==> flow/design.v <==
module cache_calc (
    input   logic           i_clk,
    input   logic           i_nreset,
    input   logic           i_srst,
    input   logic           i_en,
    input   logic   [29:0]  i_addr,  
    input   logic           i_wr_ready,
    output  logic           o_miss_cache,
    output  logic   [7:0]   o_mem_addr_cache,
    output  logic   [7:0]   o_mem_addr_load
    );
    logic   [21:0]  addr_tag;
    logic   [2:0]   addr_block;
    logic   [24:0]  addr_tag_block;
    logic   [4:0]   addr_word;
    logic   [2:0]   addr_group;
    logic   [7:0]   hit_tag_block_bus;
    logic   [2:0]   num_hit_tag_block;
    logic           hit_tag_block;
    logic           miss_tag_block;
    logic           miss_word_group;
    logic           reliability_full;
    logic           lru_bit_replace_en;
    logic           miss_block0;
    logic           hit_block0;
    logic           replace_block0;
    logic           miss_block1;
    logic           hit_block1;
    logic           replace_block1;
    logic           miss_block2;
    logic           hit_block2;
    logic           replace_block2;
    logic           miss_block3;
    logic           hit_block3;
    logic           replace_block3;
    logic           miss_block4;
    logic           hit_block4;
    logic           replace_block4;
    logic           miss_block5;
    logic           hit_block5;
    logic           replace_block5;
    logic           miss_block6;
    logic           hit_block6;
    logic           replace_block6;
    logic           miss_block7;
    logic           hit_block7;
    logic           replace_block7;
    logic   [6:0]   lru_bit;
    logic   [2:0]   num_fetch_block;
    logic   [24:0]  tag_block_mem [7:0];
    logic   [2:0]   addr_load_block;
    logic   [4:0]   addr_load_word;
    logic   [2:0]   dust_mem_sel_group;
    logic   [7:0]   dust_mem [7:0];
    assign addr_tag = i_addr[29:8];
    assign addr_block = i_addr[7:5];
    assign addr_tag_block = {addr_tag, addr_block};
    assign addr_word = i_addr[4:0];
    assign addr_group = addr_word[4:2];
    generate
    genvar i;
    for (i = 0; i < 8; i ++) begin: hit_gen
        assign hit_tag_block_bus[i] = i_en && tag_block_mem[i] == addr_tag_block;
    end endgenerate
    always_comb
        casex (hit_tag_block_bus)
            8'bxxxx_xxx1: num_hit_tag_block = 3'd0;
            8'bxxxx_xx10: num_hit_tag_block = 3'd1;
            8'bxxxx_x100: num_hit_tag_block = 3'd2;
            8'bxxxx_1000: num_hit_tag_block = 3'd3;
            8'bxxx1_0000: num_hit_tag_block = 3'd4;
            8'bxx10_0000: num_hit_tag_block = 3'd5;
            8'bx100_0000: num_hit_tag_block = 3'd6;
            8'b1000_0000: num_hit_tag_block = 3'd7;
            default: num_hit_tag_block = 3'd0;
        endcase
    assign hit_tag_block = |hit_tag_block_bus;
    assign miss_tag_block = i_en & !hit_tag_block;
    assign miss_word_group = i_en && dust_mem[num_hit_tag_block][addr_group] == 1'b0;
    assign o_miss_cache = miss_tag_block | miss_word_group;
    assign lru_bit_replace_en = i_en;
    assign miss_block0 = miss_tag_block & !lru_bit[6] & !lru_bit[4] & !lru_bit[0];
    assign hit_block0 = i_en && hit_tag_block && num_hit_tag_block == 'd0;
    assign replace_block0 = lru_bit_replace_en & (miss_block0 | hit_block0);
    assign miss_block1 = miss_tag_block & miss_tag_block & !lru_bit[6] & !lru_bit[4] & lru_bit[0];
    assign hit_block1 = i_en && hit_tag_block && num_hit_tag_block == 'd1;
    assign replace_block1 = lru_bit_replace_en & (miss_block1 | hit_block1);
    assign miss_block2 = miss_tag_block & !lru_bit[6] & lru_bit[4] & !lru_bit[1];
    assign hit_block2 = i_en && hit_tag_block && num_hit_tag_block == 'd2;
    assign replace_block2 = lru_bit_replace_en & (miss_block2 | hit_block2);
    assign miss_block3 = miss_tag_block & !lru_bit[6] & lru_bit[4] & lru_bit[1];
    assign hit_block3 = i_en && hit_tag_block && num_hit_tag_block == 'd3;
    assign replace_block3 = lru_bit_replace_en & (miss_block3 | hit_block3);
    assign miss_block4 = miss_tag_block & lru_bit[6] & !lru_bit[5] & !lru_bit[2];
    assign hit_block4 = i_en && hit_tag_block && num_hit_tag_block == 'd4;
    assign replace_block4 = lru_bit_replace_en & (miss_block4 | hit_block4);
    assign miss_block5 = miss_tag_block & lru_bit[6] & !lru_bit[5] & lru_bit[2];
    assign hit_block5 = i_en && hit_tag_block && num_hit_tag_block == 'd5;
    assign replace_block5 = lru_bit_replace_en & (miss_block5 | hit_block5);
    assign miss_block6 = miss_tag_block & lru_bit[6] & lru_bit[5] & !lru_bit[3];
    assign hit_block6 = i_en && hit_tag_block && num_hit_tag_block == 'd6;
    assign replace_block6 = lru_bit_replace_en & (miss_block6 | hit_block6);
    assign miss_block7 = miss_tag_block & lru_bit[6] & lru_bit[5] & lru_bit[3];
    assign hit_block7 = i_en && hit_tag_block && num_hit_tag_block == 'd7;
    assign replace_block7 = lru_bit_replace_en & (miss_block7 | hit_block7);
    always_ff @(posedge i_clk, negedge i_nreset)
        if (!i_nreset) lru_bit <= 'd0;
        else if (i_srst) lru_bit <= 'd0;
        else if (replace_block0) begin
            lru_bit[6] <= 1'b1;
            lru_bit[4] <= 1'b1;
            lru_bit[0] <= 1'b1;
        end
        else if (replace_block1) begin
            lru_bit[6] <= 1'b1;
            lru_bit[4] <= 1'b1;
            lru_bit[0] <= 1'b0;
        end
        else if (replace_block2) begin
            lru_bit[6] <= 1'b1;
            lru_bit[4] <= 1'b0;
            lru_bit[1] <= 1'b1;
        end
        else if (replace_block3) begin
            lru_bit[6] <= 1'b1;
            lru_bit[4] <= 1'b0;
            lru_bit[1] <= 1'b0;
        end
        else if (replace_block4) begin
            lru_bit[6] <= 1'b0;
            lru_bit[5] <= 1'b1;
            lru_bit[2] <= 1'b1;
        end
        else if (replace_block5) begin
            lru_bit[6] <= 1'b0;
            lru_bit[5] <= 1'b1;
            lru_bit[2] <= 1'b0;
        end
        else if (replace_block6) begin
            lru_bit[6] <= 1'b0;
            lru_bit[5] <= 1'b0;
            lru_bit[3] <= 1'b1;
        end
        else if (replace_block7) begin
            lru_bit[6] <= 1'b0;
            lru_bit[5] <= 1'b0;
            lru_bit[3] <= 1'b0;
        end
    always_comb
        casex (lru_bit)
            7'b0x0_xxx0: num_fetch_block = 3'd0;
            7'b0x0_xxx1: num_fetch_block = 3'd1;
            7'b0x1_xx0x: num_fetch_block = 3'd2;
            7'b0x1_xx1x: num_fetch_block = 3'd3;
            7'b10x_x0xx: num_fetch_block = 3'd4;
            7'b10x_x1xx: num_fetch_block = 3'd5;
            7'b11x_0xxx: num_fetch_block = 3'd6;
            7'b11x_1xxx: num_fetch_block = 3'd7;
            default: num_fetch_block = 3'd0;
        endcase
    always_ff @(posedge i_clk, negedge i_nreset)
        if (!i_nreset) for (int i = 0; i < 8; i ++) tag_block_mem[i] <= 'd0;
        else if (i_srst) for (int i = 0; i < 8; i ++) tag_block_mem[i] <= 'd0;
        else if (miss_tag_block) tag_block_mem[num_fetch_block] <= addr_tag_block;
    assign addr_load_block = o_mem_addr_load[7:5];
    assign addr_load_word = o_mem_addr_load[4:0];
    assign dust_mem_sel_group = addr_load_word[4:2];
    always_ff @(posedge i_clk, negedge i_nreset)
        if (!i_nreset) for (int i = 0; i < 8; i ++) dust_mem[i] <= 'd0;
        else if (i_srst) for (int i = 0; i < 8; i ++) dust_mem[i] <= 'd0;
        else if (miss_tag_block) dust_mem[num_fetch_block] <= 'd0;
        else if (i_wr_ready) dust_mem[addr_load_block][dust_mem_sel_group] <= 1'b1;
    assign o_mem_addr_cache = {num_hit_tag_block, addr_word};
    always_ff @(posedge i_clk, negedge i_nreset)
        if (!i_nreset) o_mem_addr_load <= 'd0;
        else if (i_srst) o_mem_addr_load <= 'd0;
        else if (i_en && miss_tag_block) o_mem_addr_load <= {num_fetch_block, addr_word};
        else if (i_en && miss_word_group) o_mem_addr_load <= {num_hit_tag_block, addr_word};
endmodule
module cache_ahb_ctrl_mem (
    input   logic           i_hclk,
    input   logic           i_hnreset,
    input   logic           i_hsel,
    input   logic   [31:0]  i_haddr,
    input   logic           i_hwrite,
    input   logic   [ 2:0]  i_hsize,
    input   logic   [ 2:0]  i_hburst,
    input   logic   [ 3:0]  i_hprot,
    input   logic   [ 1:0]  i_htrans,
    input   logic           i_hmastlock,
    input   logic           i_hready,
    input   logic   [31:0]  i_hwdata,
    output  logic           o_hready,
    output  logic           o_hresp,
    output  logic   [31:0]  o_hrdata,
    input   logic           i_nbypass,
    input   logic           i_d_cache_en,
    input   logic   [31:0]  i_climit,
    input   logic           i_prefetch_dis,
    input   logic           i_miss_cache,
    input   logic   [7:0]   i_calc_addr_cache,
    input   logic   [7:0]   i_calc_addr_load,
    output  logic           o_calc_srst,
    output  logic           o_calc_en,
    output  logic           o_calc_wr_rdy,
    output  logic   [29:0]  o_calc_addr,
    input   logic           i_sl_hready,
    input   logic           i_sl_hresp,
    input   logic   [31:0]  i_sl_hrdata,
    output  logic           o_sl_hsel,
    output  logic   [31:0]  o_sl_haddr,
    output  logic           o_sl_hwrite,
    output  logic   [2:0]   o_sl_hsize,
    output  logic   [2:0]   o_sl_hburst,
    output  logic   [3:0]   o_sl_hprot,
    output  logic   [1:0]   o_sl_htrans,
    output  logic           o_sl_hmastlock,
    output  logic           o_sl_hready,
    output  logic   [31:0]  o_sl_hwdata,
    input   logic   [31:0]  i_mem_rdata,
    output  logic           o_mem_en,
    output  logic           o_mem_we,
    output  logic   [7:0]   o_mem_addr
    );
    enum logic [3:0] {IDLE, READ_CACHE, PREREAD_FLASH, READ_FLASH,
                      POST_FLASH, READ_POST_FLASH, PREF_ADDR, PREF_DATA,
                      PRETHROUGH, THROUGH} state_list;
    logic           cache_area;
    logic           cache_en;
    logic           request;
    logic           request_read;
    logic           request_read_ready;
    logic           request_reg;
    logic   [31:0]  haddr;
    logic           hwrite;
    logic   [ 2:0]  hsize;
    logic   [ 2:0]  hburst;
    logic   [ 3:0]  hprot;
    logic   [ 1:0]  htrans;
    logic           hmastlock;
    logic   [31:0]  hwdata;
    logic           switch_read_cache;
    logic           switch_preread_flash;
    logic           switch_read_flash;
    logic           switch_pref_addr_pref;
    logic           switch_pref_addr;
    logic           switch_pref_data;
    logic           switch_prethrough;
    logic           switch_through;
    logic   [3:0]   current_state;
    logic   [3:0]   next_state;
    logic           state_idle;
    logic           state_read_cache;
    logic           state_preread_flash;
    logic           state_read_flash;
    logic           state_post_flash;
    logic           state_read_post_flash;
    logic           state_pref_addr;
    logic           state_pref_data;
    logic           state_pretrough;
    logic           state_through;
    logic           gen_addr_rst_flash;
    logic           gen_addr_rst_pref;
    logic           gen_addr_rst;
    logic           gen_addr_set_1;
    logic           gen_addr_inc_flash;
    logic           gen_addr_inc_pref;
    logic           gen_addr_inc;
    logic   [1:0]   gen_addr;
    logic           gen_addr_full;
    logic           mem_gen_addr_rst;
    logic           mem_gen_addr_replace;
    logic   [1:0]   mem_gen_addr;
    logic           mem_gen_addr_full;
    logic           pref_glob_en;
    logic           pref_glob_en_rst;
    logic           pref_full_frame_set;
    logic           pref_full_frame_rst;
    logic           pref_full_frame;
    logic           pref_haddr_full;
    logic           pref_addr_inc_addr;
    logic           pref_addr_inc_data;
    logic           pref_addr_inc;
    logic   [2:0]   pref_addr;
    logic   [27:0]  pref_addr_comb;
    logic           pref_addr_full;
    logic           pref_calc_en;
    logic           mux_request_read;
    logic           mux_read_flash;
    logic           mux_through;
    logic           mux_pref;
    logic           nbypass_reg;
    assign cache_area = i_haddr < i_climit;
    assign cache_en = i_nbypass & cache_area & (!i_hprot[0] | (i_hprot[0] & i_d_cache_en));
    assign request = i_hsel & i_htrans[1] & i_hready;
    assign request_read = request & !i_hwrite & cache_en;
    assign request_read_ready = request_read & o_hready;
    always_ff @(posedge i_hclk, negedge i_hnreset)
        if (!i_hnreset) request_reg <= 'd0;
        else request_reg <= request;
    always_ff @(posedge i_hclk, negedge i_hnreset)
        if (!i_hnreset) haddr <= 'd0;
        else if (request) haddr <= i_haddr;
    always_ff @(posedge i_hclk, negedge i_hnreset)
        if (!i_hnreset) hwrite <= 'd0;
        else if (request) hwrite <= i_hwrite;
    always_ff @(posedge i_hclk, negedge i_hnreset)
        if (!i_hnreset) hsize <= 'd0;
        else if (request) hsize <= i_hsize;
    always_ff @(posedge i_hclk, negedge i_hnreset)
        if (!i_hnreset) hburst <= 'd0;
        else if (request) hburst <= i_hburst;
    always_ff @(posedge i_hclk, negedge i_hnreset)
        if (!i_hnreset) hprot <= 'd0;
        else if (request) hprot <= i_hprot;
    always_ff @(posedge i_hclk, negedge i_hnreset)
        if (!i_hnreset) htrans <= 'd0;
        else if (request) htrans <= i_htrans;
    always_ff @(posedge i_hclk, negedge i_hnreset)
        if (!i_hnreset) hmastlock <= 'd0;
        else if (request) hmastlock <= i_hmastlock;
    always_ff @(posedge i_hclk, negedge i_hnreset)
        if (!i_hnreset) hwdata <= 'd0;
        else if (request_reg) hwdata <= i_hwdata;
    assign o_hready = !state_pretrough & !state_through & !state_preread_flash & !state_read_flash & !state_post_flash
                      | (state_through & i_sl_hready);
    assign o_hresp = state_through ? i_sl_hresp: 1'b0;
    assign o_hrdata = state_read_cache || state_read_post_flash ? i_mem_rdata:
                      state_through ? i_sl_hrdata: 'd0;
    assign switch_read_cache = request_read_ready & !i_miss_cache;
    assign switch_preread_flash = request_read_ready & i_miss_cache & !i_sl_hready;
    assign switch_read_flash = request_read_ready & i_miss_cache & i_sl_hready;
    assign switch_pref_addr_pref = pref_glob_en & !pref_addr_full & !pref_haddr_full;
    assign switch_pref_addr = state_idle & i_sl_hready & !request & !i_prefetch_dis & i_nbypass & switch_pref_addr_pref;
    assign switch_pref_data = !request & !i_hwrite & i_miss_cache & !gen_addr_full & !i_prefetch_dis & i_nbypass;
    assign switch_prethrough = i_hsel & i_htrans[1] & !cache_en & !i_sl_hready;
    assign switch_through = i_hsel & i_htrans[1] & !cache_en & i_sl_hready;
    always_ff @(posedge i_hclk, negedge i_hnreset)
        if (!i_hnreset) current_state <= IDLE;
        else current_state <= next_state;
    always_comb
        case (current_state)
            IDLE:
                if (switch_through)
                    next_state = THROUGH;
                else if (switch_prethrough)
                    next_state = PRETHROUGH;
                else if (switch_read_cache)
                    next_state = READ_CACHE;
                else if (switch_preread_flash)
                    next_state = PREREAD_FLASH;
                else if (switch_read_flash)
                    next_state = READ_FLASH;
                else if (switch_pref_addr)
                    next_state = PREF_ADDR;
                else
                    next_state = IDLE;
            READ_CACHE:
                if (switch_through)
                    next_state = THROUGH;
                else if (switch_prethrough)
                    next_state = PRETHROUGH;
                else if (switch_preread_flash)
                    next_state = PREREAD_FLASH;
                else if (switch_read_flash)
                    next_state = READ_FLASH;
                else if (!request_read_ready)
                    next_state = IDLE;
                else
                    next_state = READ_CACHE;
            PREREAD_FLASH:
                if (i_sl_hready)
                    next_state = READ_FLASH;
                else
                    next_state = PREREAD_FLASH;
            READ_FLASH:
                if (o_calc_wr_rdy)
                    next_state = POST_FLASH;
                else
                    next_state = READ_FLASH;
            POST_FLASH:
                next_state = READ_POST_FLASH;
            READ_POST_FLASH:
                if (switch_through)
                    next_state = THROUGH;
                else if (switch_prethrough)
                    next_state = PRETHROUGH;
                else if (switch_read_cache)
                    next_state = READ_CACHE;
                else if (!request_read_ready)
                    next_state = IDLE;
                else
                    next_state = READ_FLASH;
            PREF_ADDR:
                if (switch_through)
                    next_state = THROUGH;
                else if (switch_prethrough)
                    next_state = PRETHROUGH;
                else if (switch_read_cache)
                    next_state = READ_CACHE;
                else if (switch_preread_flash)
                    next_state = PREREAD_FLASH;
                else if (switch_read_flash)
                    next_state = READ_FLASH;
                else if (i_prefetch_dis || (pref_addr_full && !i_miss_cache))
                    next_state = IDLE;
                else if (switch_pref_data)
                    next_state = PREF_DATA;
                else
                    next_state = PREF_ADDR;
            PREF_DATA:
                if (switch_through)
                    next_state = THROUGH;
                else if (switch_prethrough)
                    next_state = PRETHROUGH;
                else if (switch_read_cache)
                    next_state = READ_CACHE;
                else if (switch_preread_flash)
                    next_state = PREREAD_FLASH;
                else if (switch_read_flash)
                    next_state = READ_FLASH;
                else if (i_prefetch_dis || (pref_full_frame && mem_gen_addr_full && o_calc_wr_rdy))
                    next_state = IDLE;
                else if (switch_pref_addr && !i_miss_cache)
                    next_state = PREF_ADDR;
                else
                    next_state = PREF_DATA;
            PRETHROUGH:
                if (i_sl_hready)
                    next_state = THROUGH;
                else
                    next_state = PRETHROUGH;
            THROUGH:
                if (switch_read_cache)
                    next_state = READ_CACHE;
                else if (switch_preread_flash)
                    next_state = PREREAD_FLASH;
                else if (switch_read_flash)
                    next_state = READ_FLASH;
                else if (i_sl_hready && !request)
                    next_state = IDLE;
                else
                    next_state = THROUGH;
            default:
                next_state = IDLE;
        endcase
    assign state_idle = current_state == IDLE;
    assign state_read_cache = current_state == READ_CACHE;
    assign state_preread_flash = current_state == PREREAD_FLASH;
    assign state_read_flash = current_state == READ_FLASH;
    assign state_post_flash = current_state == POST_FLASH;
    assign state_read_post_flash = current_state == READ_POST_FLASH;
    assign state_pref_addr = current_state == PREF_ADDR;
    assign state_pref_data = current_state == PREF_DATA;
    assign state_pretrough = current_state == PRETHROUGH;
    assign state_through = current_state == THROUGH;
    assign gen_addr_rst_flash = !state_read_flash | (state_read_flash & o_calc_wr_rdy);
    assign gen_addr_rst_pref = !state_pref_addr & !state_pref_data;
    assign gen_addr_rst = !gen_addr_set_1
        & ((switch_read_flash & !i_sl_hready) | (gen_addr_rst_flash & gen_addr_rst_pref));
    assign gen_addr_set_1 = (switch_read_flash | state_preread_flash) & i_sl_hready;
    assign gen_addr_inc_flash = (state_read_flash & i_sl_hready & !mem_gen_addr_full);
    assign gen_addr_inc_pref = (state_pref_addr & i_miss_cache) | (state_pref_data & i_sl_hready & !pref_full_frame);
    assign gen_addr_inc = !gen_addr_rst & !gen_addr_set_1 & (gen_addr_inc_flash | gen_addr_inc_pref);
    always_ff @(posedge i_hclk, negedge i_hnreset)
        if (!i_hnreset) gen_addr <= 'd0;
        else if (gen_addr_rst) gen_addr <= 'd0;
        else if (gen_addr_set_1) gen_addr <= 2'd1;
        else if (gen_addr_inc) gen_addr <= gen_addr + 2'd1;
    assign gen_addr_full = &gen_addr;
    assign mem_gen_addr_rst = switch_read_flash | switch_pref_addr;
    assign mem_gen_addr_replace = o_mem_we;
    always_ff @(posedge i_hclk, negedge i_hnreset)
        if (!i_hnreset) mem_gen_addr <= 'd0;
        else if (mem_gen_addr_rst) mem_gen_addr <= 'd0;
        else if (mem_gen_addr_replace) mem_gen_addr <= gen_addr;
    assign mem_gen_addr_full = &mem_gen_addr;
    assign o_mem_en = switch_read_cache | o_mem_we | state_post_flash;
    assign o_mem_we = (state_read_flash | state_pref_data) & i_sl_hready;
    always_comb
        casex ({switch_read_cache, state_read_flash, state_post_flash, state_pref_data})
            4'b1xxx: o_mem_addr = i_calc_addr_cache;
            4'b01xx: o_mem_addr = {i_calc_addr_load[7:2], mem_gen_addr};
            4'b001x: o_mem_addr = i_calc_addr_load;
            4'b0001: o_mem_addr = {i_calc_addr_load[7:2], mem_gen_addr};
            default: o_mem_addr = 'd0;
        endcase
    assign pref_glob_en_rst = state_through | !i_nbypass | i_prefetch_dis;
    always_ff @(posedge i_hclk, negedge i_hnreset)
        if (!i_hnreset) pref_glob_en <= 'd0;
        else if (pref_glob_en_rst) pref_glob_en <= 1'b0;
        else if (request_read_ready) pref_glob_en <= 1'b1;
    assign pref_full_frame_set = pref_addr_full & gen_addr_full & gen_addr_inc;
    assign pref_full_frame_rst = mem_gen_addr_full & mem_gen_addr_replace & o_calc_wr_rdy;
    always_ff @(posedge i_hclk, negedge i_hnreset)
        if (!i_hnreset) pref_full_frame <= 'd0;
        else if (pref_full_frame_set) pref_full_frame <= 1'b1;
        else if (pref_full_frame_rst) pref_full_frame <= 1'b0;
    assign pref_haddr_full = haddr[6:4] == 3'h7;
    assign pref_addr_inc_addr = state_pref_addr & !i_miss_cache;
    assign pref_addr_inc_data = state_pref_data & gen_addr_full & gen_addr_inc;
    assign pref_addr_inc = (pref_addr_inc_addr | pref_addr_inc_data) & !pref_addr_full;
    always_ff @(posedge i_hclk, negedge i_hnreset)
        if (!i_hnreset) pref_addr <= 'd0;
        else if (switch_pref_addr) pref_addr <= haddr[6:4] + 3'h1;
        else if (pref_addr_inc) pref_addr <= pref_addr + 3'h1;
    assign pref_addr_comb = {haddr[31:7], pref_addr};
    assign pref_addr_full = &pref_addr;
    assign pref_calc_en = !request_read & (state_pref_addr | (state_pref_data & o_calc_wr_rdy & !pref_full_frame));
    assign mux_request_read = request_read & i_miss_cache;
    assign mux_read_flash = state_read_flash & !mem_gen_addr_full | state_preread_flash;
    assign mux_through = (switch_through | state_through) & !switch_read_cache;
    assign mux_pref = (state_pref_addr | state_pref_data) & !pref_full_frame;
    always_comb
        casex ({mux_request_read, mux_read_flash, state_pretrough, mux_through, mux_pref})
            5'b1_xxxx:
                begin
                    o_sl_hsel = 1'b1;
                    o_sl_haddr = {i_haddr[31:4], 4'h0};
                    o_sl_hwrite = 1'b0;
                    o_sl_hsize = 3'h2;
                    o_sl_hburst = i_hburst;
                    o_sl_hprot = i_hprot;
                    o_sl_htrans = i_htrans;
                    o_sl_hmastlock = i_hmastlock;
                    o_sl_hready = i_hready & i_sl_hready;
                    o_sl_hwdata = i_hwdata;
                end
            5'b0_1xxx:
                begin
                    o_sl_hsel = !mem_gen_addr_full;
                    o_sl_haddr = {haddr[31:4], gen_addr, 2'h0};
                    o_sl_hwrite = 1'b0;
                    o_sl_hsize = 3'h2;
                    o_sl_hburst = hburst;
                    o_sl_hprot = hprot;
                    o_sl_htrans = htrans;
                    o_sl_hmastlock = hmastlock;
                    o_sl_hready = i_sl_hready;
                    o_sl_hwdata = 32'd0;
                end
            5'b0_01xx:
                begin
                    o_sl_hsel = 1'b1;
                    o_sl_haddr = haddr;
                    o_sl_hwrite = hwrite;
                    o_sl_hsize = hsize;
                    o_sl_hburst = hburst;
                    o_sl_hprot = hprot;
                    o_sl_htrans = htrans;
                    o_sl_hmastlock = hmastlock;
                    o_sl_hready = i_sl_hready;
                    o_sl_hwdata = hwdata;
                end
            5'b0_001x:
                begin
                    o_sl_hsel = i_hsel;
                    o_sl_haddr = i_haddr;
                    o_sl_hwrite = i_hwrite;
                    o_sl_hsize = i_hsize;
                    o_sl_hburst = i_hburst;
                    o_sl_hprot = i_hprot;
                    o_sl_htrans = i_htrans;
                    o_sl_hmastlock = i_hmastlock;
                    o_sl_hready = i_hready;
                    o_sl_hwdata = i_hwdata;
                end
            5'b0_0001:
                begin
                    o_sl_hsel = !pref_full_frame;
                    o_sl_haddr = {pref_addr_comb, gen_addr, 2'h0};
                    o_sl_hwrite = 1'b0;
                    o_sl_hsize = 3'h2;
                    o_sl_hburst = 3'h0;
                    o_sl_hprot = 4'h1;
                    o_sl_htrans = 2'h2;
                    o_sl_hmastlock = 1'b0;
                    o_sl_hready = i_sl_hready;
                    o_sl_hwdata = 32'd0;
                end
            default:
                begin
                    o_sl_hsel = 1'b0;
                    o_sl_haddr = 32'd0;
                    o_sl_hwrite = 1'b0;
                    o_sl_hsize = 3'h0;
                    o_sl_hburst = 3'h0;
                    o_sl_hprot = 4'h0;
                    o_sl_htrans = 2'h0;
                    o_sl_hmastlock = 1'b0;
                    o_sl_hready = i_sl_hready;
                    o_sl_hwdata = i_hwdata;
                end
        endcase
    always_ff @(posedge i_hclk, negedge i_hnreset)
        if (!i_hnreset) nbypass_reg <= 'd0;
        else nbypass_reg <= i_nbypass;
    assign o_calc_srst = i_nbypass & !nbypass_reg;
    assign o_calc_en = request_read_ready | pref_calc_en;
    assign o_calc_wr_rdy = mem_gen_addr_full & o_mem_we;
    assign o_calc_addr = request_read_ready ? i_haddr[31:2]: {pref_addr_comb, 2'h0};
endmodule
module cache (
    input   logic           i_hclk,
    input   logic           i_hnreset,
    input   logic           i_hsel_m,
    input   logic   [31:0]  i_haddr_m,
    input   logic           i_hwrite_m,
    input   logic   [ 2:0]  i_hsize_m,
    input   logic   [ 2:0]  i_hburst_m,
    input   logic   [ 3:0]  i_hprot_m,
    input   logic   [ 1:0]  i_htrans_m,
    input   logic           i_hmastlock_m,
    input   logic           i_hready_m,
    input   logic   [31:0]  i_hwdata_m,
    output  logic           o_hready_m,
    output  logic           o_hresp_m,
    output  logic   [31:0]  o_hrdata_m,
    input   logic           i_nbypass,
    input   logic   [31:0]  i_climit,
    input   logic           i_d_cache_en,
    output  logic           o_hsel_sl,
    output  logic           o_hready_i_sl,
    output  logic   [31:0]  o_haddr_sl,
    output  logic           o_hwrite_sl,
    output  logic   [2:0]   o_hsize_sl,
    output  logic   [1:0]   o_htrans_sl,
    output  logic   [31:0]  o_hwdata_sl,
    input   logic   [31:0]  i_hrdata_sl,
    input   logic           i_hready_o_sl,
    input   logic           i_hresp_sl,
    output  logic           o_mem_en,
    output  logic           o_mem_we,
    output  logic   [7:0]   o_mem_addr,
    output  logic   [31:0]  o_mem_wdata,
    input   logic   [31:0]  i_mem_rdata
    );
    logic           miss_cache;
    logic           calc_sync_rst;
    logic           calc_en;
    logic   [29:0]  calc_addr;
    logic           calc_wr_rdy;
    logic   [7:0]   calc_mem_addr_cache;
    logic   [7:0]   calc_mem_addr_load;
    logic   [31:0]  mem_rdata;
    logic           mem_en;
    logic           mem_we;
    logic   [7:0]   mem_addr;
    cache_ahb_ctrl_mem cache_ahb_ctrl_mem (
        .i_hclk (i_hclk),
        .i_hnreset (i_hnreset),
        .i_hsel (i_hsel_m),
        .i_haddr (i_haddr_m),
        .i_hwrite (i_hwrite_m),
        .i_hsize (i_hsize_m),
        .i_hburst (i_hburst_m),
        .i_hprot (i_hprot_m),
        .i_htrans (i_htrans_m),
        .i_hmastlock (i_hmastlock_m),
        .i_hready (i_hready_m),
        .i_hwdata (i_hwdata_m),
        .o_hready (o_hready_m),
        .o_hresp (o_hresp_m),
        .o_hrdata (o_hrdata_m),
        .i_nbypass (i_nbypass),
        .i_d_cache_en (i_d_cache_en),
        .i_climit (i_climit),
        .i_prefetch_dis (1'b1),
        .i_miss_cache (miss_cache),
        .i_calc_addr_cache (calc_mem_addr_cache),
        .i_calc_addr_load (calc_mem_addr_load),
        .o_calc_srst (calc_sync_rst),
        .o_calc_en (calc_en),
        .o_calc_wr_rdy (calc_wr_rdy),
        .o_calc_addr (calc_addr),
        .i_sl_hready (i_hready_o_sl),
        .i_sl_hresp (i_hresp_sl),
        .i_sl_hrdata (i_hrdata_sl),
        .o_sl_hsel (o_hsel_sl),
        .o_sl_haddr (o_haddr_sl),
        .o_sl_hwrite (o_hwrite_sl),
        .o_sl_hsize (o_hsize_sl),
        .o_sl_hburst (),
        .o_sl_hprot (),
        .o_sl_htrans (o_htrans_sl),
        .o_sl_hmastlock (),
        .o_sl_hready (o_hready_i_sl),
        .o_sl_hwdata (o_hwdata_sl),
        .i_mem_rdata (mem_rdata),
        .o_mem_en (mem_en),
        .o_mem_we (mem_we),
        .o_mem_addr (mem_addr)
        );
    cache_calc cache_calc (
        .i_clk (i_hclk),
        .i_nreset (i_hnreset),
        .i_srst (calc_sync_rst),
        .i_en (calc_en),
        .i_addr (calc_addr),
        .i_wr_ready (calc_wr_rdy),
        .o_miss_cache (miss_cache),
        .o_mem_addr_cache (calc_mem_addr_cache),
        .o_mem_addr_load (calc_mem_addr_load)
        );
    assign o_mem_en = mem_en;
    assign o_mem_we = mem_we;
    assign o_mem_addr = mem_addr;
    assign o_mem_wdata = i_hrdata_sl;
    assign mem_rdata = i_mem_rdata;
endmodule
Hand-over note for cache

Step by step through the tools: cache

Module cache before and after one edit of its RTL, step after step.
"before" refers to lines of the RTL above, "after" to lines of the edited file.
"difference": "after" minus "before" as printed here. "rel. change": 100 x difference / "before".
Library cell names are shortened.
The mark -- stands for no value.

Design top: cache
Clock input: i_hclk
Standard-cell library: sky130hd
Corner: tt_025C_1v80

Edit of the RTL

The edit as a unified diff against the file above.
The edit is scripted: it alters the design's behaviour and was not made to optimise anything.

```diff
@@ -692,4 +692,7 @@
         .o_mem_addr (mem_addr)
         );
+    wire miss_cache_p, miss_cache_n;
+    wire [7:0] calc_mem_addr_cache_p, calc_mem_addr_cache_n;
+    wire [7:0] calc_mem_addr_load_p, calc_mem_addr_load_n;
     cache_calc cache_calc (
         .i_clk (i_hclk),
@@ -699,8 +702,14 @@
         .i_addr (calc_addr),
         .i_wr_ready (calc_wr_rdy),
-        .o_miss_cache (miss_cache),
-        .o_mem_addr_cache (calc_mem_addr_cache),
-        .o_mem_addr_load (calc_mem_addr_load)
+        .o_miss_cache (miss_cache_p),
+        .o_mem_addr_cache (calc_mem_addr_cache_p),
+        .o_mem_addr_load (calc_mem_addr_load_p)
         );
+    cache_calc cache_calc_2 (.i_clk(i_hclk), .i_nreset(i_hnreset), .i_srst(calc_sync_rst),
+        .i_en(calc_en), .i_addr(~calc_addr), .i_wr_ready(calc_wr_rdy), .o_miss_cache(miss_cache_n),
+        .o_mem_addr_cache(calc_mem_addr_cache_n), .o_mem_addr_load(calc_mem_addr_load_n));
+    assign miss_cache = miss_cache_p ^ miss_cache_n;
+    assign calc_mem_addr_cache = calc_mem_addr_cache_p ^ calc_mem_addr_cache_n;
+    assign calc_mem_addr_load = calc_mem_addr_load_p ^ calc_mem_addr_load_n;
     assign o_mem_en = mem_en;
     assign o_mem_we = mem_we;
```

After elaboration

Counts by Yosys on the flattened word-level netlist (proc, flatten, opt, wreduce). Print and check cells are left out.

Storage and ports:

| item                       | before | after | difference | rel. change (%) |
| output and inout port bits | 148    | 148   | 0          | 0.00 |
| bits in registers          | 363    | 642   | +279       | +76.86 |

Cells by class:

| item                             | before | after | difference | rel. change (%) |
| add/subtract/negate cells        | 3      | 4     | +1         | +33.33 |
| muxes and demuxes                | 154    | 267   | +113       | +73.38 |
| shift operators                  | 2      | 4     | +2         | +100.00 |
| bitwise operators                | 116    | 170   | +54        | +46.55 |
| equality and inequality tests    | 81     | 146   | +65        | +80.25 |
| reductions and logical operators | 124    | 211   | +87        | +70.16 |
| order comparisons                | 1      | 1     | 0          | 0.00 |

Operator list:

| operator                                       | before | after | difference | rel. change (%) |
| two-way mux 1 bit                              | 49     | 92    | +43        | +87.76 |
| two-way mux 8 bit                              | 43     | 86    | +43        | +100.00 |
| two-way mux 25 bit                             | 24     | 48    | +24        | +100.00 |
| bitwise AND 1 bit                              | 73     | 96    | +23        | +31.51 |
| logical AND 1 bit                              | 21     | 41    | +20        | +95.24 |
| equality test 3 bit with constant B            | 17     | 34    | +17        | +100.00 |
| OR reduction 7 bit                             | 16     | 32    | +16        | +100.00 |
| bitwise OR 1 bit                               | 25     | 34    | +9         | +36.00 |
| nonzero test 2 bit                             | 11     | 20    | +9         | +81.82 |
| AND reduction 3 bit                            | 10     | 19    | +9         | +90.00 |
| zero test 1 bit                                | 29     | 37    | +8         | +27.59 |
| AND reduction 2 bit                            | 10     | 18    | +8         | +80.00 |
| bitwise AND 8 bit                              | 8      | 16    | +8         | +100.00 |
| equality test 25 bit                           | 8      | 16    | +8         | +100.00 |
| equality test 3 x 2 -> 1 bit with constant B   | 8      | 16    | +8         | +100.00 |
| inequality test 3 x 1 -> 1 bit with constant B | 8      | 16    | +8         | +100.00 |
| inequality test 3 bit with constant B          | 8      | 16    | +8         | +100.00 |
| bitwise OR 8 bit                               | 8      | 16    | +8         | +100.00 |
| nonzero test 3 bit                             | 7      | 13    | +6         | +85.71 |
| inequality test 2 bit with constant B          | 6      | 12    | +6         | +100.00 |
| equality test 3 x 1 -> 1 bit with constant B   | 6      | 10    | +4         | +66.67 |
| zero test 3 bit                                | 4      | 8     | +4         | +100.00 |
| AND reduction 5 bit                            | 2      | 4     | +2         | +100.00 |
| nonzero test 5 bit                             | 2      | 4     | +2         | +100.00 |
| XOR 8 bit                                      | 0      | 2     | +2         | -- |
| equality test 4 bit with constant B            | 3      | 4     | +1         | +33.33 |
| equality test 2 bit with constant B            | 1      | 2     | +1         | +100.00 |
| equality test 5 bit with constant B            | 1      | 2     | +1         | +100.00 |

Not every row of either side is listed.

Depth

Longest topological path by Yosys (ltp), each cell counted once; first at word level (registers and memories cut), then after technology mapping (sequential cells cut; the memories' decode and read muxes count).

Depth:

| item                         | before | after | difference | rel. change (%) |
| depth in word-level cells    | 31     | 33    | +2         | +6.45 |
| ABC_AREA                     | 0      | 0     | --         | -- |
| mapped depth                 | 24     | 29    | +5         | +20.83 |
| mapped depth without buffers | 18     | 20    | +2         | +11.11 |

Netlist

Yosys stat after the flow's synthesis: flattened, memories mapped to cells. It holds for the ABC_AREA given above (unset counts as 0); a run with the other value may have another netlist.

Cells by type:

| cell     | before | after | difference | rel. change (%) |
| o21ai_0  | 246    | 582   | +336       | +136.59 |
| dfrtp_1  | 362    | 641   | +279       | +77.07 |
| nand2_1  | 525    | 786   | +261       | +49.71 |
| nor2_1   | 139    | 354   | +215       | +154.68 |
| nor2b_1  | 59     | 220   | +161       | +272.88 |
| clkbuf_1 | 97     | 226   | +129       | +132.99 |
| o22ai_1  | 15     | 142   | +127       | +846.67 |
| a21oi_1  | 133    | 259   | +126       | +94.74 |
| inv_1    | 91     | 186   | +95        | +104.40 |
| nand3_1  | 61     | 136   | +75        | +122.95 |
| o211ai_1 | 21     | 86    | +65        | +309.52 |
| and3_1   | 12     | 63    | +51        | +425.00 |
| mux2_2   | 60     | 19    | -41        | -68.33 |
| a22o_1   | 76     | 36    | -40        | -52.63 |
| buf_2    | 23     | 62    | +39        | +169.57 |
| nand2b_1 | 63     | 101   | +38        | +60.32 |
| xor2_1   | 39     | 76    | +37        | +94.87 |
| nand4b_1 | 8      | 44    | +36        | +450.00 |

Not every row of either side is listed.

Synthesis totals:

| item                               | before  | after   | difference | rel. change (%) |
| cells in the netlist               | 2679    | 4968    | +2289      | +85.44 |
| buffer cells                       | 186     | 375     | +189       | +101.61 |
| sequential part of the area (um^2) | 9085.0  | 16066.7 | +6981.7    | +76.85 |
| flip-flop cells                    | 363     | 642     | +279       | +76.86 |
| synthesis area (um^2)              | 22828.1 | 40183.5 | +17355.4   | +76.03 |

The figures by module come from a second, unflattened synthesis with its own total; it is not the netlist above.

Unflattened totals:

| item                                           | before  | after   | difference | rel. change (%) |
| cells (unflattened synthesis)                  | 2348    | 3861    | +1513      | +64.44 |
| area total of the unflattened synthesis (um^2) | 21116.5 | 35542.8 | +14426.3   | +68.32 |

Rows give one instance, submodules left out.

By module, before:

| module             | times used | area (um^2) | cells | seq. area (um^2) |
| cache_calc         | 1          | 13955.9     | 1460  | 6981.7 |
| cache_ahb_ctrl_mem | 1          | 6916.6      | 855   | 2478.6 |
| cache              | 1          | 244.0       | 33    | 0.0 |

By module, after:

| module             | times used | area (um^2) | cells | seq. area (um^2) |
| cache_calc         | 2          | 13955.9     | 1460  | 6981.7 |
| cache_ahb_ctrl_mem | 1          | 7125.6      | 861   | 2478.6 |
| cache              | 1          | 505.5       | 80    | 0.0 |

Path before layout

OpenSTA on the mapped netlist: ideal clock, no wires. The path of least setup slack (recovery checks aside). Input and output delay are each 20% of the period. Register names are those of the netlist, which keeps one name where synthesis merged equal registers.

Path post-synthesis:

| item                          | before                    | after                     | difference | rel. change (%) |
| path kind                     | input to output           | input to output           | --         | -- |
| start                         | input port i_climit[15]   | input port i_climit[30]   | --         | -- |
| end                           | output port o_hsize_sl[0] | output port o_mem_addr[5] | --         | -- |
| input delay (ns)              | 2.400                     | 2.400                     | 0.000      | 0.00 |
| stages                        | 24                        | 25                        | +1         | +4.17 |
| slack (ns)                    | 2.797                     | 1.933                     | -0.864     | -- |
| buffers on the path           | 6                         | 5                         | -1         | -16.67 |
| time at the first pin (ns)    | 2.400                     | 2.400                     | 0.000      | 0.00 |
| period (ns)                   | 12.0                      | 12.0                      | 0.0        | 0.00 |
| arrival time (ns)             | 6.803                     | 7.667                     | +0.864     | +12.70 |
| path delay (ns)               | 4.403                     | 5.267                     | +0.864     | +19.62 |
| synthesis period reached (ns) | 9.203                     | 10.067                    | +0.864     | +9.39 |

"path delay" is the arrival time less input delay plus setup time.
At an output port there is no setup time.
"stages" counts driving pins, that of a launching flip-flop among them; a cell with two outputs on the path counts twice.
"synthesis period reached" = period - worst setup slack (recovery checks aside). The figure is calculated, with input and output delays left at 20% of the set period.
Between the ends stands the longest chain of elaborated cells between them, by number of cells; it is not shown to be the way that was timed. Of several equally long chains one is given.
A line is the first line of the expression or statement that the cell stems from. Yosys adds cells for indexed reads and writes and turns some case tables into memories.

On the way, post-synthesis, before:
Cells stage by stage: inv_1 -> ha_1 -> nand4_1 -> nor4_1 -> a22oi_1 -> a21boi_1 -> buf_4 -> buf_6 -> buf_4 -> nor4_2 -> a2111oi_0 -> o2111a_1 -> o21bai_1 -> buf_2 -> nor4b_2 -> a22o_1 -> a21oi_1 -> o2111ai_1 -> a32oi_2 -> o32ai_4 -> o211a_1 -> buf_6 -> buf_6 -> a22o_1
Cells in the longest elaborated chain: 23
Elaborated cells on any way between the ends: 64

Ends and longest elaborated chain, post-synthesis, before:

| item                              | line | source |
| from (decl)                       | 620  | `input   logic   [31:0]  i_climit,` |
| < comparator 32 bit               | 293  | `assign cache_area = i_haddr < i_climit;` |
| bitwise AND 1 bit x2              | 294  | `assign cache_en = i_nbypass & cache_area & (!i_hprot[0] \| (i_hprot[0] & i_d_cache_en));` |
| bitwise AND 1 bit                 | 296  | `assign request_read = request & !i_hwrite & cache_en;` |
| zero test 1 bit                   | 509  | `assign pref_calc_en = !request_read & (state_pref_addr \| (state_pref_data & o_calc_wr_rdy & !pref_full_frame)) ...` |
| bitwise AND 1 bit                 | 509  |  |
| bitwise OR 1 bit                  | 599  | `assign o_calc_en = request_read_ready \| pref_calc_en;` |
| logical AND 1 bit                 | 63   | `assign hit_tag_block_bus[i] = i_en && tag_block_mem[i] == addr_tag_block;` |
| [8 not listed]                    | --   |  |
| zero test 1 bit                   | 330  | `assign switch_read_cache = request_read_ready & !i_miss_cache;` |
| bitwise AND 1 bit                 | 330  |  |
| zero test 1 bit                   | 512  | `assign mux_through = (switch_through \| state_through) & !switch_read_cache;` |
| bitwise AND 1 bit                 | 512  |  |
| equality test 5 x 1 -> 1 bit      | 515  | `casex ({mux_request_read, mux_read_flash, state_pretrough, mux_through, mux_pref})` |
| OR reduction 3 bit                | --   |  |
| parallel mux 3 bit (select 3 bit) | 515  |  |
| to (decl)                         | 626  | `output  logic   [2:0]   o_hsize_sl,` |

On the way, post-synthesis, after:
Cells stage by stage: inv_1 -> ha_1 -> nand4_1 -> or4_4 -> o22a_1 -> and3_1 -> buf_6 -> buf_6 -> buf_6 -> buf_6 -> a22oi_1 -> nor2_1 -> a2111o_1 -> or4_4 -> o211ai_2 -> o41ai_1 -> a2111o_1 -> a31o_1 -> a31oi_1 -> o21ai_1 -> o21ai_2 -> o22a_2 -> buf_6 -> mux2i_2 -> mux2i_1
Cells in the longest elaborated chain: 23
Elaborated cells on any way between the ends: 99

Ends and longest elaborated chain, post-synthesis, after:

| item                              | line | source |
| from (decl)                       | 620  | `input   logic   [31:0]  i_climit,` |
| < comparator 32 bit               | 293  | `assign cache_area = i_haddr < i_climit;` |
| bitwise AND 1 bit x2              | 294  | `assign cache_en = i_nbypass & cache_area & (!i_hprot[0] \| (i_hprot[0] & i_d_cache_en));` |
| bitwise AND 1 bit                 | 296  | `assign request_read = request & !i_hwrite & cache_en;` |
| bitwise AND 1 bit                 | 297  | `assign request_read_ready = request_read & o_hready;` |
| two-way mux 30 bit                | 601  | `assign o_calc_addr = request_read_ready ? i_haddr[31:2]: {pref_addr_comb, 2'h0};` |
| inverter 30 bit                   | 709  | `.i_en(calc_en), .i_addr(~calc_addr), .i_wr_ready(calc_wr_rdy), .o_miss_cache(miss_cache_n),` |
| equality test 25 bit              | 63   | `assign hit_tag_block_bus[i] = i_en && tag_block_mem[i] == addr_tag_block;` |
| [8 not listed]                    | --   |  |
| bitwise OR 1 bit                  | 80   | `assign o_miss_cache = miss_tag_block \| miss_word_group;` |
| XOR 1 bit                         | 711  | `assign miss_cache = miss_cache_p ^ miss_cache_n;` |
| zero test 1 bit                   | 330  | `assign switch_read_cache = request_read_ready & !i_miss_cache;` |
| bitwise AND 1 bit                 | 330  |  |
| equality test 2 x 1 -> 1 bit      | 481  | `casex ({switch_read_cache, state_read_flash, state_post_flash, state_pref_data})` |
| OR reduction 2 bit                | --   |  |
| parallel mux 8 bit (select 3 bit) | 481  |  |
| to (decl)                         | 634  | `output  logic   [7:0]   o_mem_addr,` |

Path in the finished layout

From the final timing report of each run of pair A: the path of least setup slack in the routed layout; clock arrival at registers is part of the times.

Path post-layout:

| item                       | before                     | after                     | difference | rel. change (%) |
| path kind                  | input to output            | input to output           | --         | -- |
| start                      | input port i_haddr_m[27]   | input port i_haddr_m[27]  | --         | -- |
| end                        | output port o_haddr_sl[19] | output port o_haddr_sl[2] | --         | -- |
| buffers on the path        | 5                          | 10                        | +5         | +100.00 |
| slack (ns)                 | 0.29                       | 0.09                      | -0.20      | -- |
| period (ns)                | 12.0                       | 12.0                      | 0.0        | 0.00 |
| input delay (ns)           | 2.40                       | 2.40                      | 0.00       | 0.00 |
| stages                     | 22                         | 29                        | +7         | +31.82 |
| arrival time (ns)          | 9.31                       | 9.51                      | +0.20      | +2.15 |
| time at the first pin (ns) | 2.40                       | 2.40                      | 0.00       | 0.00 |

Between the ends stands the longest chain of elaborated cells between them, by number of cells; it is not shown to be the way that was timed. Of several equally long chains one is given.

On the way, post-layout, before:
Cells stage by stage: clkdlybuf4s50_1 -> ha_1 -> nand4_1 -> nor3_1 -> a211oi_1 -> and4b_2 -> nand2_4 -> buf_4 -> a211oi_2 -> buf_4 -> nor4b_1 -> nand2b_1 -> a2111oi_2 -> nor2_1 -> o21a_1 -> o211ai_2 -> a211oi_2 -> o32ai_4 -> o21a_1 -> buf_12 -> a22o_1 -> clkdlybuf4s50_1
Cells in the longest elaborated chain: 22
Elaborated cells on any way between the ends: 63

Ends and longest elaborated chain, post-layout, before:

| item                               | line | source |
| from (decl)                        | 607  | `input   logic   [31:0]  i_haddr_m,` |
| < comparator 32 bit                | 293  | `assign cache_area = i_haddr < i_climit;` |
| bitwise AND 1 bit x2               | 294  | `assign cache_en = i_nbypass & cache_area & (!i_hprot[0] \| (i_hprot[0] & i_d_cache_en));` |
| bitwise AND 1 bit                  | 296  | `assign request_read = request & !i_hwrite & cache_en;` |
| zero test 1 bit                    | 509  | `assign pref_calc_en = !request_read & (state_pref_addr \| (state_pref_data & o_calc_wr_rdy & !pref_full_frame)) ...` |
| bitwise AND 1 bit                  | 509  |  |
| bitwise OR 1 bit                   | 599  | `assign o_calc_en = request_read_ready \| pref_calc_en;` |
| logical AND 1 bit                  | 63   | `assign hit_tag_block_bus[i] = i_en && tag_block_mem[i] == addr_tag_block;` |
| [7 not listed]                     | --   |  |
| bitwise OR 1 bit                   | 80   | `assign o_miss_cache = miss_tag_block \| miss_word_group;` |
| zero test 1 bit                    | 330  | `assign switch_read_cache = request_read_ready & !i_miss_cache;` |
| bitwise AND 1 bit                  | 330  |  |
| zero test 1 bit                    | 512  | `assign mux_through = (switch_through \| state_through) & !switch_read_cache;` |
| bitwise AND 1 bit                  | 512  |  |
| equality test 5 x 1 -> 1 bit       | 515  | `casex ({mux_request_read, mux_read_flash, state_pretrough, mux_through, mux_pref})` |
| parallel mux 32 bit (select 5 bit) | 515  |  |
| to (decl)                          | 624  | `output  logic   [31:0]  o_haddr_sl,` |

On the way, post-layout, after:
Cells stage by stage: clkdlybuf4s50_1 -> buf_4 -> ha_1 -> nand4_1 -> or4_4 -> o22a_4 -> nand3_4 -> buf_12 -> buf_12 -> buf_4 -> o22ai_1 -> nand2_1 -> o2111ai_1 -> or4_4 -> a211oi_4 -> buf_4 -> o211ai_1 -> a31o_2 -> buf_4 -> or2_1 -> o2111ai_1 -> o211a_1 -> o211ai_2 -> o22a_4 -> buf_12 -> buf_12 -> xnor2_4 -> a22o_1 -> clkdlybuf4s50_1
Cells in the longest elaborated chain: 24
Elaborated cells on any way between the ends: 105

Ends and longest elaborated chain, post-layout, after:

| item                               | line | source |
| from (decl)                        | 607  | `input   logic   [31:0]  i_haddr_m,` |
| < comparator 32 bit                | 293  | `assign cache_area = i_haddr < i_climit;` |
| bitwise AND 1 bit x2               | 294  | `assign cache_en = i_nbypass & cache_area & (!i_hprot[0] \| (i_hprot[0] & i_d_cache_en));` |
| bitwise AND 1 bit                  | 296  | `assign request_read = request & !i_hwrite & cache_en;` |
| bitwise AND 1 bit                  | 297  | `assign request_read_ready = request_read & o_hready;` |
| two-way mux 30 bit                 | 601  | `assign o_calc_addr = request_read_ready ? i_haddr[31:2]: {pref_addr_comb, 2'h0};` |
| inverter 30 bit                    | 709  | `.i_en(calc_en), .i_addr(~calc_addr), .i_wr_ready(calc_wr_rdy), .o_miss_cache(miss_cache_n),` |
| equality test 25 bit               | 63   | `assign hit_tag_block_bus[i] = i_en && tag_block_mem[i] == addr_tag_block;` |
| [9 not listed]                     | --   |  |
| XOR 1 bit                          | 711  | `assign miss_cache = miss_cache_p ^ miss_cache_n;` |
| zero test 1 bit                    | 330  | `assign switch_read_cache = request_read_ready & !i_miss_cache;` |
| bitwise AND 1 bit                  | 330  |  |
| zero test 1 bit                    | 512  | `assign mux_through = (switch_through \| state_through) & !switch_read_cache;` |
| bitwise AND 1 bit                  | 512  |  |
| equality test 5 x 1 -> 1 bit       | 515  | `casex ({mux_request_read, mux_read_flash, state_pretrough, mux_through, mux_pref})` |
| parallel mux 32 bit (select 5 bit) | 515  |  |
| to (decl)                          | 624  | `output  logic   [31:0]  o_haddr_sl,` |

Layout results

Runs of the flow (Yosys, OpenROAD) on both versions; the two runs of a pair have the same settings. The constraints put input and output delay at 20% of the set period each and load the outputs with 0.01 pF.

Settings, pair A:
CORE_UTILIZATION: 40
PLACE_DENSITY: 0.6
period_ns: 12.0
CAP_MARGIN: 20
CORE_MARGIN: 2
SLEW_MARGIN: 20

Results, pair A:

| item                                      | before  | after    | difference | rel. change (%) |
| mapped cell area after synthesis (um^2)   | 22828.1 | 40183.5  | +17355.4   | +76.03 |
| period achieved (ns)                      | 11.707  | 11.913   | +0.206     | +1.76 |
| die area (um^2)                           | 58998.0 | 103009.0 | +44011.0   | +74.60 |
| worst hold slack in the final report (ns) | 0.450   | 0.475    | +0.025     | -- |
| worst setup slack after layout (ns)       | 0.293   | 0.087    | -0.206     | -- |
| post-layout utilization                   | 0.509   | 0.515    | +0.006     | -- |
| total power after layout (uW)             | 4123    | 7296     | +3173      | +76.96 |
| std-cell area (final layout) (um^2)       | 28717.5 | 51449.3  | +22731.8   | +79.16 |
| sum of negative setup slack (ns)          | 0.000   | 0.000    | 0.000      | -- |

Settings, pair B:
CORE_MARGIN: 10
CORE_UTILIZATION: 37
GPL_ROUTABILITY_DRIVEN: 0
PLACE_DENSITY_LB_ADDON: 0.16
SETUP_SLACK_MARGIN: 3.15
period_ns: 18.1
CAP_MARGIN: 20
SLEW_MARGIN: 20

Results, pair B:

| item                                      | before  | after    | difference | rel. change (%) |
| mapped cell area after synthesis (um^2)   | 22828.1 | 40183.5  | +17355.4   | +76.03 |
| period achieved (ns)                      | 14.742  | 14.910   | +0.168     | +1.14 |
| die area (um^2)                           | 72033.2 | 122185.0 | +50151.8   | +69.62 |
| worst hold slack in the final report (ns) | 0.457   | 0.469    | +0.012     | -- |
| worst setup slack after layout (ns)       | 3.358   | 3.190    | -0.168     | -- |
| post-layout utilization                   | 0.469   | 0.451    | -0.018     | -- |
| total power after layout (uW)             | 2707    | 4793     | +2086      | +77.06 |
| std-cell area (final layout) (um^2)       | 28438.5 | 48517.8  | +20079.3   | +70.61 |
| sum of negative setup slack (ns)          | 0.000   | 0.000    | 0.000      | -- |

"period achieved" means the clock period less the worst setup slack. The figure is calculated, with input and output delays left at 20% of the set period.
"total power after layout": no workload was simulated; the value follows from the tool's default switching activity.

End of note.
